==> flow/design.v <==
module modQ(clock, rst, start, inp, done, b_mod_out);
parameter n = 25;
input clock;
input rst;
input start;
input [n-1:0] inp;               
output reg done;
output reg [11:0] b_mod_out;
localparam [n-1:0] Q = 25'd3329;
reg busy;
reg [n-1:0] b;
wire [n-1:0] inp_capture = inp[n-1] == 1'b0 ? inp : ~inp + 1'b1;
reg  [4:0] r_shift;
reg  [9:0] temp_val;
always @(*)
begin
    if(inp_capture <= 25'd6912)
        begin r_shift = 5'd12; temp_val = 10'd2; end
    else if(inp_capture < 25'd51067)
        begin r_shift = 5'd13; temp_val = 10'd3; end
    else if(inp_capture < 25'd1025410)
        begin r_shift = 5'd14; temp_val = 10'd5; end
    else if(inp_capture < 25'd7575243)
        begin r_shift = 5'd15; temp_val = 10'd10; end
    else
        begin r_shift = 5'd19; temp_val = 10'd158; end
end
wire [n-1:0] s_val = (inp_capture >> r_shift) * temp_val;
wire [n-1:0] sQ    = s_val * Q;
wire [n-1:0] b_val = inp[n-1] == 1'b1 ? inp + sQ : inp - sQ;
always @(posedge clock)
begin
    if(rst)
        begin
        busy <= 1'b0;
        done <= 1'b0;
        end
    else
        begin
        done <= 1'b0;
        if(start)
            begin
            b <= b_val;
            busy <= 1'b1;
            end
        else if(busy)
            begin
            if(b[n-1])
                b <= b + Q;
            else if(b >= Q)
                b <= b - Q;
            else
                begin
                b_mod_out <= b[11:0];
                busy <= 1'b0;
                done <= 1'b1;
                end
            end
        end
end
endmodule
module jmod(clock, rst, start, j, t, jmod_out, ack);
parameter n = 4;
input clock;
input rst;
input start;
input [n:0] j;
input [n:0] t;
output reg [n:0] jmod_out;
output reg ack;
reg busy;
reg [n:0] w3;    
always @(posedge clock)
begin
    if(rst)
        begin
        busy <= 1'b0;
        ack <= 1'b0;
        end
    else
        begin
        ack <= 1'b0;
        if(start)
            begin
            w3 <= j - t;
            busy <= 1'b1;
            end
        else if(busy)
            begin
            if(w3[n])
                begin
                jmod_out <= w3 + t;
                busy <= 1'b0;
                ack <= 1'b1;
                end
            else
                w3 <= w3 - t;
            end
        end
end
endmodule
module index_GEN(j, t, i, jmod, tprev, index1, index2);
input [4:0] j;
input [4:0] t;
input [4:0] i;
input [4:0] jmod;
input [4:0] tprev;
output [4:0] index1;
output [4:0] index2;
wire [4:0] w1 = t - j;
wire w5 = w1[3] | ~(|w1);
wire w8 = |(i - 5'd2);
wire [4:0] w10 = w8 ? (jmod + tprev) : (j * 2);
assign index1 = w5 ? w10 : j;
assign index2 = index1 + t;
endmodule
module TW_gen(clock, rst, start, j, i, N, tw_ack, TW_out);
input clock;
input rst;
input start;
input [4:0] j;
input [4:0] i;
input [4:0] N;
output tw_ack;
output [11:0] TW_out;
wire [4:0] sel;
wire sel_ack;
wire [4:0] w1 = j << i;
wire [4:0] w2 = N >> i;
jmod REDC(clock, rst, start, w1, w2, sel, sel_ack);
reg g_busy;
reg g_done;
reg [4:0] count;
reg [15:0] G;
always @(posedge clock)
begin
    if(rst)
        begin
        g_busy <= 1'b0;
        g_done <= 1'b0;
        end
    else
        begin
        g_done <= 1'b0;
        if(sel_ack)
            begin
            G <= 16'd1;
            count <= sel;
            g_busy <= 1'b1;
            end
        else if(g_busy)
            begin
            if(count == 5'd0)
                begin
                g_busy <= 1'b0;
                g_done <= 1'b1;
                end
            else
                begin
                G <= (G << 5) + (G << 3);    
                count <= count - 1'b1;
                end
            end
        end
end
modQ MOD1(clock, rst, g_done, {9'b0, G}, tw_ack, TW_out);
endmodule
module BUFunit(clock, rst, start, u_inp, v_inp, tw_inp, x1_out, x2_out, ack);
parameter n = 25;
input clock;
input rst;
input start;
input [11:0] u_inp;
input [11:0] v_inp;
input [11:0] tw_inp;
output [11:0] x1_out;
output [11:0] x2_out;
output ack;
reg [n-1:0] w1, w3;
reg go;
reg busy, have1, have2;
wire d1, d2;
wire [n-1:0] w2 = {13'b0, u_inp} - {13'b0, v_inp};
always @(posedge clock)
begin
    if(start)
        begin
        w1 <= {13'b0, u_inp} + {13'b0, v_inp};
        w3 <= w2 * {13'b0, tw_inp};
        end
end
modQ MOD1(clock, rst, go, w1, d1, x1_out);
modQ MOD2(clock, rst, go, w3, d2, x2_out);
assign ack = busy & (have1 | d1) & (have2 | d2);
always @(posedge clock)
begin
    if(rst)
        begin
        go <= 1'b0;
        busy <= 1'b0;
        have1 <= 1'b0;
        have2 <= 1'b0;
        end
    else
        begin
        go <= start;
        if(go)
            begin
            busy <= 1'b1;
            have1 <= 1'b0;
            have2 <= 1'b0;
            end
        else if(ack)
            busy <= 1'b0;
        else
            begin
            if(d1) have1 <= 1'b1;
            if(d2) have2 <= 1'b1;
            end
        end
end
endmodule
module dualPortMemory(clock, load, load_data, rd_en, wr_en, addr1, addr2,
                      data_in1, data_in2, data_out1, data_out2, mem_flat);
input clock;
input load;
input [95:0] load_data;
input rd_en;
input wr_en;
input [2:0] addr1;
input [2:0] addr2;
input [11:0] data_in1;
input [11:0] data_in2;
output reg [11:0] data_out1;
output reg [11:0] data_out2;
output [95:0] mem_flat;
reg [11:0] NTT_RAM [0:7];
genvar g;
generate
    for(g = 0; g < 8; g = g + 1)
    begin : flat
        assign mem_flat[12*g +: 12] = NTT_RAM[g];
    end
endgenerate
integer k;
always @(posedge clock)
begin
    if(load)
        begin
        for(k = 0; k < 8; k = k + 1)
            NTT_RAM[k] <= load_data[12*k +: 12];
        end
    else if(wr_en)
        begin
        NTT_RAM[addr1] <= data_in1;
        NTT_RAM[addr2] <= data_in2;
        end
    if(rd_en)
        begin
        data_out1 <= NTT_RAM[addr1];
        data_out2 <= NTT_RAM[addr2];
        end
end
endmodule
module NTT_Controller(clock, rst, in_valid, in_ready, out_valid, load,
                      i, j, N, t, tprev, start1, idx_ack, start2, tw_ack,
                      start3, buf_ack, rd_en, wr_en);
parameter n = 5;
input clock;
input rst;
input in_valid;
output in_ready;
output out_valid;
output load;
output reg [n-1:0] i;
output reg [n-1:0] j;
output [n-1:0] N;
output reg [n-1:0] t;
output reg [n-1:0] tprev;
output start1;
input idx_ack;
output start2;
input tw_ack;
output start3;
input buf_ack;
output rd_en;
output wr_en;
localparam S_IDLE  = 4'b0000;
localparam S_STAGE = 4'b1001;
localparam S_BFLY  = 4'b0001;
localparam S_IDX   = 4'b0010;
localparam S_READ  = 4'b0011;
localparam S_TW    = 4'b0100;
localparam S_BUF   = 4'b0101;
localparam S_WRITE = 4'b0110;
localparam S_NEXT  = 4'b1000;
localparam S_DONE  = 4'b1010;
reg [3:0] state;
assign N         = 5'd8;
assign in_ready  = (state == S_IDLE) | (state == S_DONE);
assign out_valid = (state == S_DONE);
assign load      = in_ready & in_valid;
assign start1    = (state == S_BFLY) & (j < 5'd4);
assign rd_en     = (state == S_READ);
assign start2    = (state == S_READ);
assign start3    = (state == S_TW) & tw_ack;
assign wr_en     = (state == S_WRITE);
always @(posedge clock)
begin
    if(rst)
        state <= S_IDLE;
    else
        case(state)
        S_IDLE, S_DONE:
            if(in_valid)
                begin
                i <= 5'd0;
                j <= 5'd0;
                t <= 5'd4;
                tprev <= 5'd0;
                state <= S_STAGE;
                end
            else
                state <= S_IDLE;
        S_STAGE:
            if(i < 5'd3)
                state <= S_BFLY;
            else
                state <= S_DONE;
        S_BFLY:
            if(j < 5'd4)
                state <= S_IDX;
            else
                state <= S_NEXT;
        S_IDX:
            if(idx_ack)
                state <= S_READ;
        S_READ:
            state <= S_TW;
        S_TW:
            if(tw_ack)
                state <= S_BUF;
        S_BUF:
            if(buf_ack)
                state <= S_WRITE;
        S_WRITE:
            begin
            j <= j + 1'b1;
            state <= S_BFLY;
            end
        S_NEXT:
            begin
            tprev <= t;
            t <= t >> 1;
            i <= i + 1'b1;
            j <= 5'd0;
            state <= S_STAGE;
            end
        default:
            state <= S_IDLE;
        endcase
end
endmodule
module NTT_8point(clock, rst, in_valid, in_ready, x_in, out_valid, y_out);
input clock;
input rst;
input in_valid;
output in_ready;
input [95:0] x_in;
output out_valid;
output [95:0] y_out;
wire [4:0] i, j, N, t, tprev;
wire load, start1, start2, start3, rd_en, wr_en;
wire idx_ack, tw_ack, buf_ack;
wire [4:0] jmod_out, index1, index2;
wire [11:0] u_inp, v_inp, TW_out, x1_out, x2_out;
wire [95:0] mem_flat;
NTT_Controller CON1(clock, rst, in_valid, in_ready, out_valid, load,
                    i, j, N, t, tprev, start1, idx_ack, start2, tw_ack,
                    start3, buf_ack, rd_en, wr_en);
jmod JMOD1(clock, rst, start1, j, t, jmod_out, idx_ack);
index_GEN BUFINDEX1(j, t, i, jmod_out, tprev, index1, index2);
dualPortMemory MEM1(clock, load, x_in, rd_en, wr_en, index1[2:0], index2[2:0],
                    x1_out, x2_out, u_inp, v_inp, mem_flat);
TW_gen TWIDDLE1(clock, rst, start2, j, i, N, tw_ack, TW_out);
BUFunit BUF1(clock, rst, start3, u_inp, v_inp, TW_out, x1_out, x2_out, buf_ack);
assign y_out[12*0 +: 12] = mem_flat[12*0 +: 12];
assign y_out[12*1 +: 12] = mem_flat[12*4 +: 12];
assign y_out[12*2 +: 12] = mem_flat[12*2 +: 12];
assign y_out[12*3 +: 12] = mem_flat[12*6 +: 12];
assign y_out[12*4 +: 12] = mem_flat[12*1 +: 12];
assign y_out[12*5 +: 12] = mem_flat[12*5 +: 12];
assign y_out[12*6 +: 12] = mem_flat[12*3 +: 12];
assign y_out[12*7 +: 12] = mem_flat[12*7 +: 12];
endmodule
# Tool chain data of NTT_8point
# Tool output for the design above, in the order of the flow.
# Line numbers count from 1 in the design file above.
# Library cell names are shortened.
# The mark - stands for no value.
[inputs] design="NTT_8point" clock="clock" library="sky130hd" pvt_corner="tt_025C_1v80"

# Elaborated design
# Counts by Yosys on the flattened word-level netlist (proc, flatten, opt, wreduce; memories kept). Register bits leave out memories and registers merged into their read ports (data or address). Print and check cells are left out. Cells with the same type and inputs are merged into one.
# Memory sizes are those after Yosys's memory passes, which may raise the word count (mostly to a power of two), join words into wider ones and drop unused or constant bits.
[bits] ramBits=96 memories=1 input_bits=99 reg_bits=238 word_cells=304 output_inout_bits=98
[op_classes] mux=114 n_reduce_logical=45 eq_ne=16 n_logic=30 compare=17 add_sub_neg=29 n_mul=7 shifts=5
[memory_table] name="MEM1.NTT_RAM" words=8 width=12 line=237 source="reg [11:0] NTT_RAM [0:7];"
[ops] operator="25-bit by 12-bit multiplier with 25-bit output (second input constant)" n=3
[ops] operator="25-bit by 10-bit multiplier with 25-bit output" n=3
[ops] operator="25-bit 2-to-1 mux" n=16
[ops] operator="25-bit by 12-bit multiplier with 25-bit output" n=1
[ops] operator="12-bit 2-to-1 mux" n=12
[ops] operator="5-bit 2-to-1 mux" n=23
[ops] operator="8-bit 2-to-1 mux" n=12
[ops] operator="25-bit by 12-bit adder with 25-bit output (second input constant)" n=3
[ops] operator="25-bit by 12-bit subtractor with 25-bit output (second input constant)" n=3
[ops] operator="25-bit by 12-bit greater-or-equal comparator with 1-bit output (second input constant)" n=3
[ops] operator="25-bit by 1-bit adder with 25-bit output (second input constant)" n=2
[ops] operator="25-bit by 13-bit less-or-equal comparator with 1-bit output (second input constant)" n=2
[ops] operator="25-bit by 16-bit < comparator with 1-bit output (second input constant)" n=2
[ops] operator="25-bit by 20-bit < comparator with 1-bit output (second input constant)" n=2
[ops] operator="25-bit by 23-bit < comparator with 1-bit output (second input constant)" n=2
[ops] operator="25-bit adder" n=2
[ops] operator="25-bit subtractor" n=2
[ops] operator="25-bit by 5-bit right shift with 25-bit output" n=2
[ops] operator="25-bit inverter" n=2
[ops] operator="4-bit case mux with 9-bit select" n=1
[ops] operator="16-bit 2-to-1 mux" n=2
[ops] operator="1-bit 2-to-1 mux" n=32
[ops] operator="3-bit AND reduction" n=9
[ops] operator="16-bit by 25-bit subtractor with 25-bit output" n=1
[ops] operator="16-bit by 5-bit right shift with 25-bit output" n=1
[ops] operator="5-bit subtractor" n=5
[ops] operator="4-bit 2-to-1 mux" n=6
[ops] operator="16-bit by 23-bit < comparator with 1-bit output (second input constant)" n=1
# Not listed: further kinds 39, cells in them 108.

# Longest topological paths
# Depth = most cells in a row (Yosys ltp): at word level without a register or memory, in the mapped netlist without a sequential cell, where the memories' decode and read muxes count.
[depth] depth_word=14 ABC_AREA=0 mapped_depth=58 mapped_depth_nobuf=55

# Mapped cells and area
# Source: synth_stat.txt of the flow (Yosys; design flattened, memories mapped). It holds for the ABC_AREA given above (unset counts as 0); a run with the other value may have another netlist.
# Totals and module areas in this step are rounded.
[types] type="edfxtp_1" n=316 type_area_um2=9.49E+03
[types] type="fa_1" n=275 type_area_um2=5505.28
[types] type="ha_1" n=345 type_area_um2=4316.64
[types] type="inv_1" n=502 type_area_um2=1.88E+03
[types] type="xnor2_1" n=196 type_area_um2=1.72E+03
[types] type="mux2i_1" n=138 type_area_um2=1.38E+03
[types] type="nand2_1" n=364 type_area_um2=1366.31
[types] type="o21ai_0" n=215 type_area_um2=1.08E+03
[types] type="xor2_1" n=121 type_area_um2=1.06E+03
[types] type="a21oi_1" n=191 type_area_um2=955.917
[types] type="nor2_1" n=246 type_area_um2=923.386
[types] type="clkbuf_1" n=172 type_area_um2=645.619
[types] type="mux4_2" n=24 type_area_um2=540.518
[types] type="dfxtp_1" n=26 type_area_um2=520.499
[types] type="nor3_1" n=97 type_area_um2=485.466
[types] type="mux2_2" n=43 type_area_um2=484.214
[types] type="nand3_1" n=80 type_area_um2=400.384
[types] type="a211oi_1" n=47 type_area_um2=352.838
# Not listed: further types 84, cells in them 612.
[synth_totals] buffers=216 seq_area_mm2=0.01 ffs=342 mapped_area_mm2=0.0377 cell_count=4010
# The figures by module come from a second, unflattened synthesis with its own total; it is not the netlist above.
[unflattened] hier_cells=6275 hier_area_mm2=0.0553
# Each row is one instance without its submodules.
[modules] module="modQ" mod_area_mm2=0.0114 n_inst=3 n_cells=1369 mod_seq_area_mm2=0.00115
[modules] module="BUFunit" mod_area_mm2=0.00846 n_inst=1 n_cells=924 mod_seq_area_mm2=0.00122
[modules] module="dualPortMemory" mod_area_mm2=0.00802 n_inst=1 n_cells=790 mod_seq_area_mm2=0.0036
[modules] module="jmod" mod_area_mm2=0.000878 n_inst=2 n_cells=83 mod_seq_area_mm2=0.00034
[modules] module="TW_gen" mod_area_mm2=0.00112 n_inst=1 n_cells=103 mod_seq_area_mm2=0.00049
[modules] module="NTT_Controller" mod_area_mm2=0.00111 n_inst=1 n_cells=103 mod_seq_area_mm2=0.000621
[modules] module="index_GEN" mod_area_mm2=0.000669 n_inst=1 n_cells=82 mod_seq_area_mm2=0
[modules] module="NTT_8point" mod_area_mm2=0 n_inst=1 n_cells=0 mod_seq_area_mm2=0

# Worst setup path after synthesis
# Source: OpenSTA report_checks on the synthesized netlist (no wires, ideal clock, input and output delay 20% of the period each), path of least setup slack; recovery checks are left aside. Register names are those of the netlist, which keeps one name where synthesis merged equal registers.
[synth_path] kind="register to register" startpoint="reg BUF1.w3[1]" endpoint="reg BUF1.MOD2.b[24]" tclk_ps=12000 t_first_pin_ps=0 setup_slack_ps=-481 driving_pins=56 setup_ps=270 delay_ps=12481 required_ps=11730 arrival_time_ps=12211 n_path_buf=3 synth_period_reached_ps=12481
# "delay_ps" is the arrival time less input delay plus setup time.
# "driving_pins": output pins that drive a net of the path, with the launching flip-flop's if there is one; two outputs of one cell count as two.
# "synth_period_reached_ps" = period - worst setup slack (recovery checks aside). The figure is calculated, with input and output delays left at 20% of the set period.
# Between the ends stands the longest chain of elaborated cells between them, by number of cells; it is not shown to be the way that was timed. Of several equally long chains one is given.
# A line is the first line of the expression or statement that the cell stems from. Yosys adds cells for indexed reads and writes and turns some case tables into memories.
# A register here has more assigning lines than the two given.
[synth_via] path_cell_list="edfxtp_1 buf_2 inv_1 ha_1 or4b_1 buf_4 nor4_4 nand2_1 xnor2_1 o41a_1 o41a_1 a22oi_2 buf_6 mux2i_1 and2_1 a21oi_1 or2_2 fa_1 [... 20 more ...] o21bai_1 a2111o_1 and3_1 xor2_1 nor4_1 a21oi_1 xnor2_1 ha_1 nand2_1 nand2b_1 a21o_1 a21o_1 o41a_1 nand3_1 nand2_1 xnor2_1 xnor2_1 a21oi_1" elab_chain_cells=14 cells_between=22 lines_between=9 classes_between="3 x add/sub; 2 x mul; 4 x compare; 1 x shift; 11 x mux; 1 x logic"
[synth_lines] item="start, declared" line=179 source="reg [n-1:0] w1, w3;"
[synth_lines] item="start, assigned" line=189 source="w3 <= w2 * {13'b0, tw_inp};"
[synth_lines] item="25-bit inverter" line=12 source="wire [n-1:0] inp_capture = inp[n-1] == 1'b0 ? inp : ~inp + 1'b1;"
[synth_lines] item="25-bit by 1-bit adder with 25-bit output" line=12
[synth_lines] item="25-bit 2-to-1 mux" line=12
[synth_lines] item="25-bit by 23-bit < comparator with 1-bit output" line=23 source="else if(inp_capture < 25'd7575243)"
[synth_lines] item="5-bit 2-to-1 mux" line=23
[synth_lines] item="5-bit 2-to-1 mux" line=21 source="else if(inp_capture < 25'd1025410)"
[synth_lines] item="5-bit 2-to-1 mux" line=19 source="else if(inp_capture < 25'd51067)"
[synth_lines] item="5-bit 2-to-1 mux" line=17 source="if(inp_capture <= 25'd6912)"
[synth_lines] item="25-bit by 5-bit right shift with 25-bit output" line=28 source="wire [n-1:0] s_val = (inp_capture >> r_shift) * temp_val;"
[synth_lines] item="25-bit by 10-bit multiplier with 25-bit output" line=28
[synth_lines] item="25-bit by 12-bit multiplier with 25-bit output" line=29 source="wire [n-1:0] sQ    = s_val * Q;"
[synth_lines] item="25-bit subtractor" line=30 source="wire [n-1:0] b_val = inp[n-1] == 1'b1 ? inp + sQ : inp - sQ;"
[synth_lines] item="25-bit 2-to-1 mux" line=30
[synth_lines] item="25-bit 2-to-1 mux" line=41 source="if(start)"
[synth_lines] item="end, assigned" line=43 source="b <= b_val;"
[synth_lines] item="end, assigned" line=49 source="b <= b + Q;"
[synth_lines] item="end, declared" line=11 source="reg [n-1:0] b;"

# Worst path after layout
# From the final timing report of entry A: the path of least setup slack in the routed layout; clock arrival at registers is part of the times.
# The report prints the path's times to 10 ps; the period is as set.
[layout_path] kind="register to register" startpoint="reg BUF1.w3[1]" endpoint="reg BUF1.MOD2.b[24]" tclk_ps=17500 driving_pins=53 t_first_pin_ps=560 required_ps=17800 setup_ps=270 arrival_time_ps=12500 setup_slack_ps=5300 n_path_buf=0
# Between the ends stands the longest chain of elaborated cells between them, by number of cells; it is not shown to be the way that was timed. Of several equally long chains one is given.
# A register here has more assigning lines than the two given.
[layout_via] path_cell_list="edfxtp_1 inv_2 ha_4 or4b_4 nor4_4 nand2_1 xnor2_1 o41a_1 o41a_1 a22oi_2 mux2i_1 and2_4 a21oi_2 or2_4 fa_1 inv_2 fa_1 ha_1 [... 17 more ...] o21bai_4 a2111o_1 and3_1 xor2_1 nor4_2 a21oi_1 xnor2_1 ha_1 nand2_2 nand2b_1 a21o_1 a21o_1 o41a_1 nand3_1 nand2_1 xnor2_1 xnor2_1 a21oi_1" elab_chain_cells=14 cells_between=22 lines_between=9 classes_between="3 x add/sub; 2 x mul; 4 x compare; 1 x shift; 11 x mux; 1 x logic"
[layout_lines] item="start, declared" line=179 source="reg [n-1:0] w1, w3;"
[layout_lines] item="start, assigned" line=189 source="w3 <= w2 * {13'b0, tw_inp};"
[layout_lines] item="25-bit inverter" line=12 source="wire [n-1:0] inp_capture = inp[n-1] == 1'b0 ? inp : ~inp + 1'b1;"
[layout_lines] item="25-bit by 1-bit adder with 25-bit output" line=12
[layout_lines] item="25-bit 2-to-1 mux" line=12
[layout_lines] item="25-bit by 23-bit < comparator with 1-bit output" line=23 source="else if(inp_capture < 25'd7575243)"
[layout_lines] item="5-bit 2-to-1 mux" line=23
[layout_lines] item="5-bit 2-to-1 mux" line=21 source="else if(inp_capture < 25'd1025410)"
[layout_lines] item="5-bit 2-to-1 mux" line=19 source="else if(inp_capture < 25'd51067)"
[layout_lines] item="5-bit 2-to-1 mux" line=17 source="if(inp_capture <= 25'd6912)"
[layout_lines] item="25-bit by 5-bit right shift with 25-bit output" line=28 source="wire [n-1:0] s_val = (inp_capture >> r_shift) * temp_val;"
[layout_lines] item="25-bit by 10-bit multiplier with 25-bit output" line=28
[layout_lines] item="25-bit by 12-bit multiplier with 25-bit output" line=29 source="wire [n-1:0] sQ    = s_val * Q;"
[layout_lines] item="25-bit subtractor" line=30 source="wire [n-1:0] b_val = inp[n-1] == 1'b1 ? inp + sQ : inp - sQ;"
[layout_lines] item="25-bit 2-to-1 mux" line=30
[layout_lines] item="25-bit 2-to-1 mux" line=41 source="if(start)"
[layout_lines] item="end, assigned" line=43 source="b <= b_val;"
[layout_lines] item="end, assigned" line=49 source="b <= b + Q;"
[layout_lines] item="end, declared" line=11 source="reg [n-1:0] b;"

Top module NTT_8point; platform sky130hd; tools Yosys and OpenROAD; 2 stored runs in no particular order. Input and output delays are each 20% of the period that was set; the output load is 0.01 pF.
"timing.achieved_period_ps" means the clock period less the worst setup slack. The figure is calculated, with input and output delays left at 20% of the set period.
"worst_path_allowed_less_slack_ps" = time allowed to the worst setup path (clock period - input delay - output delay, where it has them) - its slack; a late launch clock adds to it, a late capture clock takes from it.
"worst_path_allowed_less_slack_ps" is known to 10 ps.
The measured numbers are rounded.

[flow] entry A: files
==> flow/run.sh <==
#!/bin/bash
# the make line also repeats the synthesis and layout settings of config.mk as NAME=value (left out here)
make -C /OpenROAD-flow-scripts/flow DESIGN_CONFIG=/design/flow/config.mk WORK_HOME=/design/flow/orfs CLKGATE_MAP_FILE= finish
==> flow/config.mk <==
export PLATFORM = sky130hd
export DESIGN_NAME = NTT_8point
export DESIGN_NICKNAME = NTT_8point
export VERILOG_FILES = /design/flow/design.v
export SDC_FILE = /design/flow/constraint.sdc
export NUM_CORES = 4
export LEC_CHECK = 0
export ABC_AREA = 0
export CAP_MARGIN = 20
export CELL_PAD_IN_SITES_DETAIL_PLACEMENT = 1
export CELL_PAD_IN_SITES_GLOBAL_PLACEMENT = 3
export CORE_MARGIN = 2
export CORE_UTILIZATION = 45
export CTS_CLUSTER_SIZE = 11
export GPL_TIMING_DRIVEN = 1
export PLACE_DENSITY_LB_ADDON = 0.05
export SETUP_SLACK_MARGIN = 5.0
export SLEW_MARGIN = 20
export TNS_END_PERCENT = 5
==> flow/constraint.sdc <==
create_clock -name core_clock -period 17.5 [get_ports {clock}]
set_input_delay 3.5000 -clock core_clock [delete_from_list [all_inputs] [get_ports {clock}]]
set_output_delay 3.5000 -clock core_clock [all_outputs]
set_load 0.01 [all_outputs]

[flow] entry A: metrics
[metrics] synthesis_area_mm2 = 0.0377
[metrics] final_util_pct = 52.2
[metrics] final_cell_area_mm2 = 0.0434
[metrics] worst_path_allowed_less_slack_ps = 12200
[metrics] path_kind = register to register
[metrics] worst_setup_slack_ps = 5300
[metrics] timing.achieved_period_ps = 12203
[metrics] setupTns_ps = 0
[metrics] timing.hold.ws_ps = 418
[metrics] final_die_area_mm2 = 0.086

[flow] entry B: files
==> flow/run.sh <==
#!/bin/bash
# the make line also repeats the synthesis and layout settings of config.mk as NAME=value (left out here)
make -C /OpenROAD-flow-scripts/flow DESIGN_CONFIG=/design/flow/config.mk WORK_HOME=/design/flow/orfs CLKGATE_MAP_FILE= finish
==> flow/config.mk <==
export PLATFORM = sky130hd
export DESIGN_NAME = NTT_8point
export DESIGN_NICKNAME = NTT_8point
export VERILOG_FILES = /design/flow/design.v
export SDC_FILE = /design/flow/constraint.sdc
export NUM_CORES = 4
export LEC_CHECK = 0
export CAP_MARGIN = 20
export CORE_MARGIN = 2
export CORE_UTILIZATION = 40
export SLEW_MARGIN = 20
==> flow/constraint.sdc <==
create_clock -name core_clock -period 11.7 [get_ports {clock}]
set_input_delay 2.3400 -clock core_clock [delete_from_list [all_inputs] [get_ports {clock}]]
set_output_delay 2.3400 -clock core_clock [all_outputs]
set_load 0.01 [all_outputs]

[flow] entry B: metrics
[metrics] setupTns_ps = 0
[metrics] final_util_pct = 47.1
[metrics] synthesis_area_mm2 = 0.0377
[metrics] worst_setup_slack_ps = 171
[metrics] timing.hold.ws_ps = 433
[metrics] timing.achieved_period_ps = 11529
[metrics] final_cell_area_mm2 = 0.0439
[metrics] final_die_area_mm2 = 0.0966
[metrics] worst_path_allowed_less_slack_ps = 11530
[metrics] path_kind = register to register
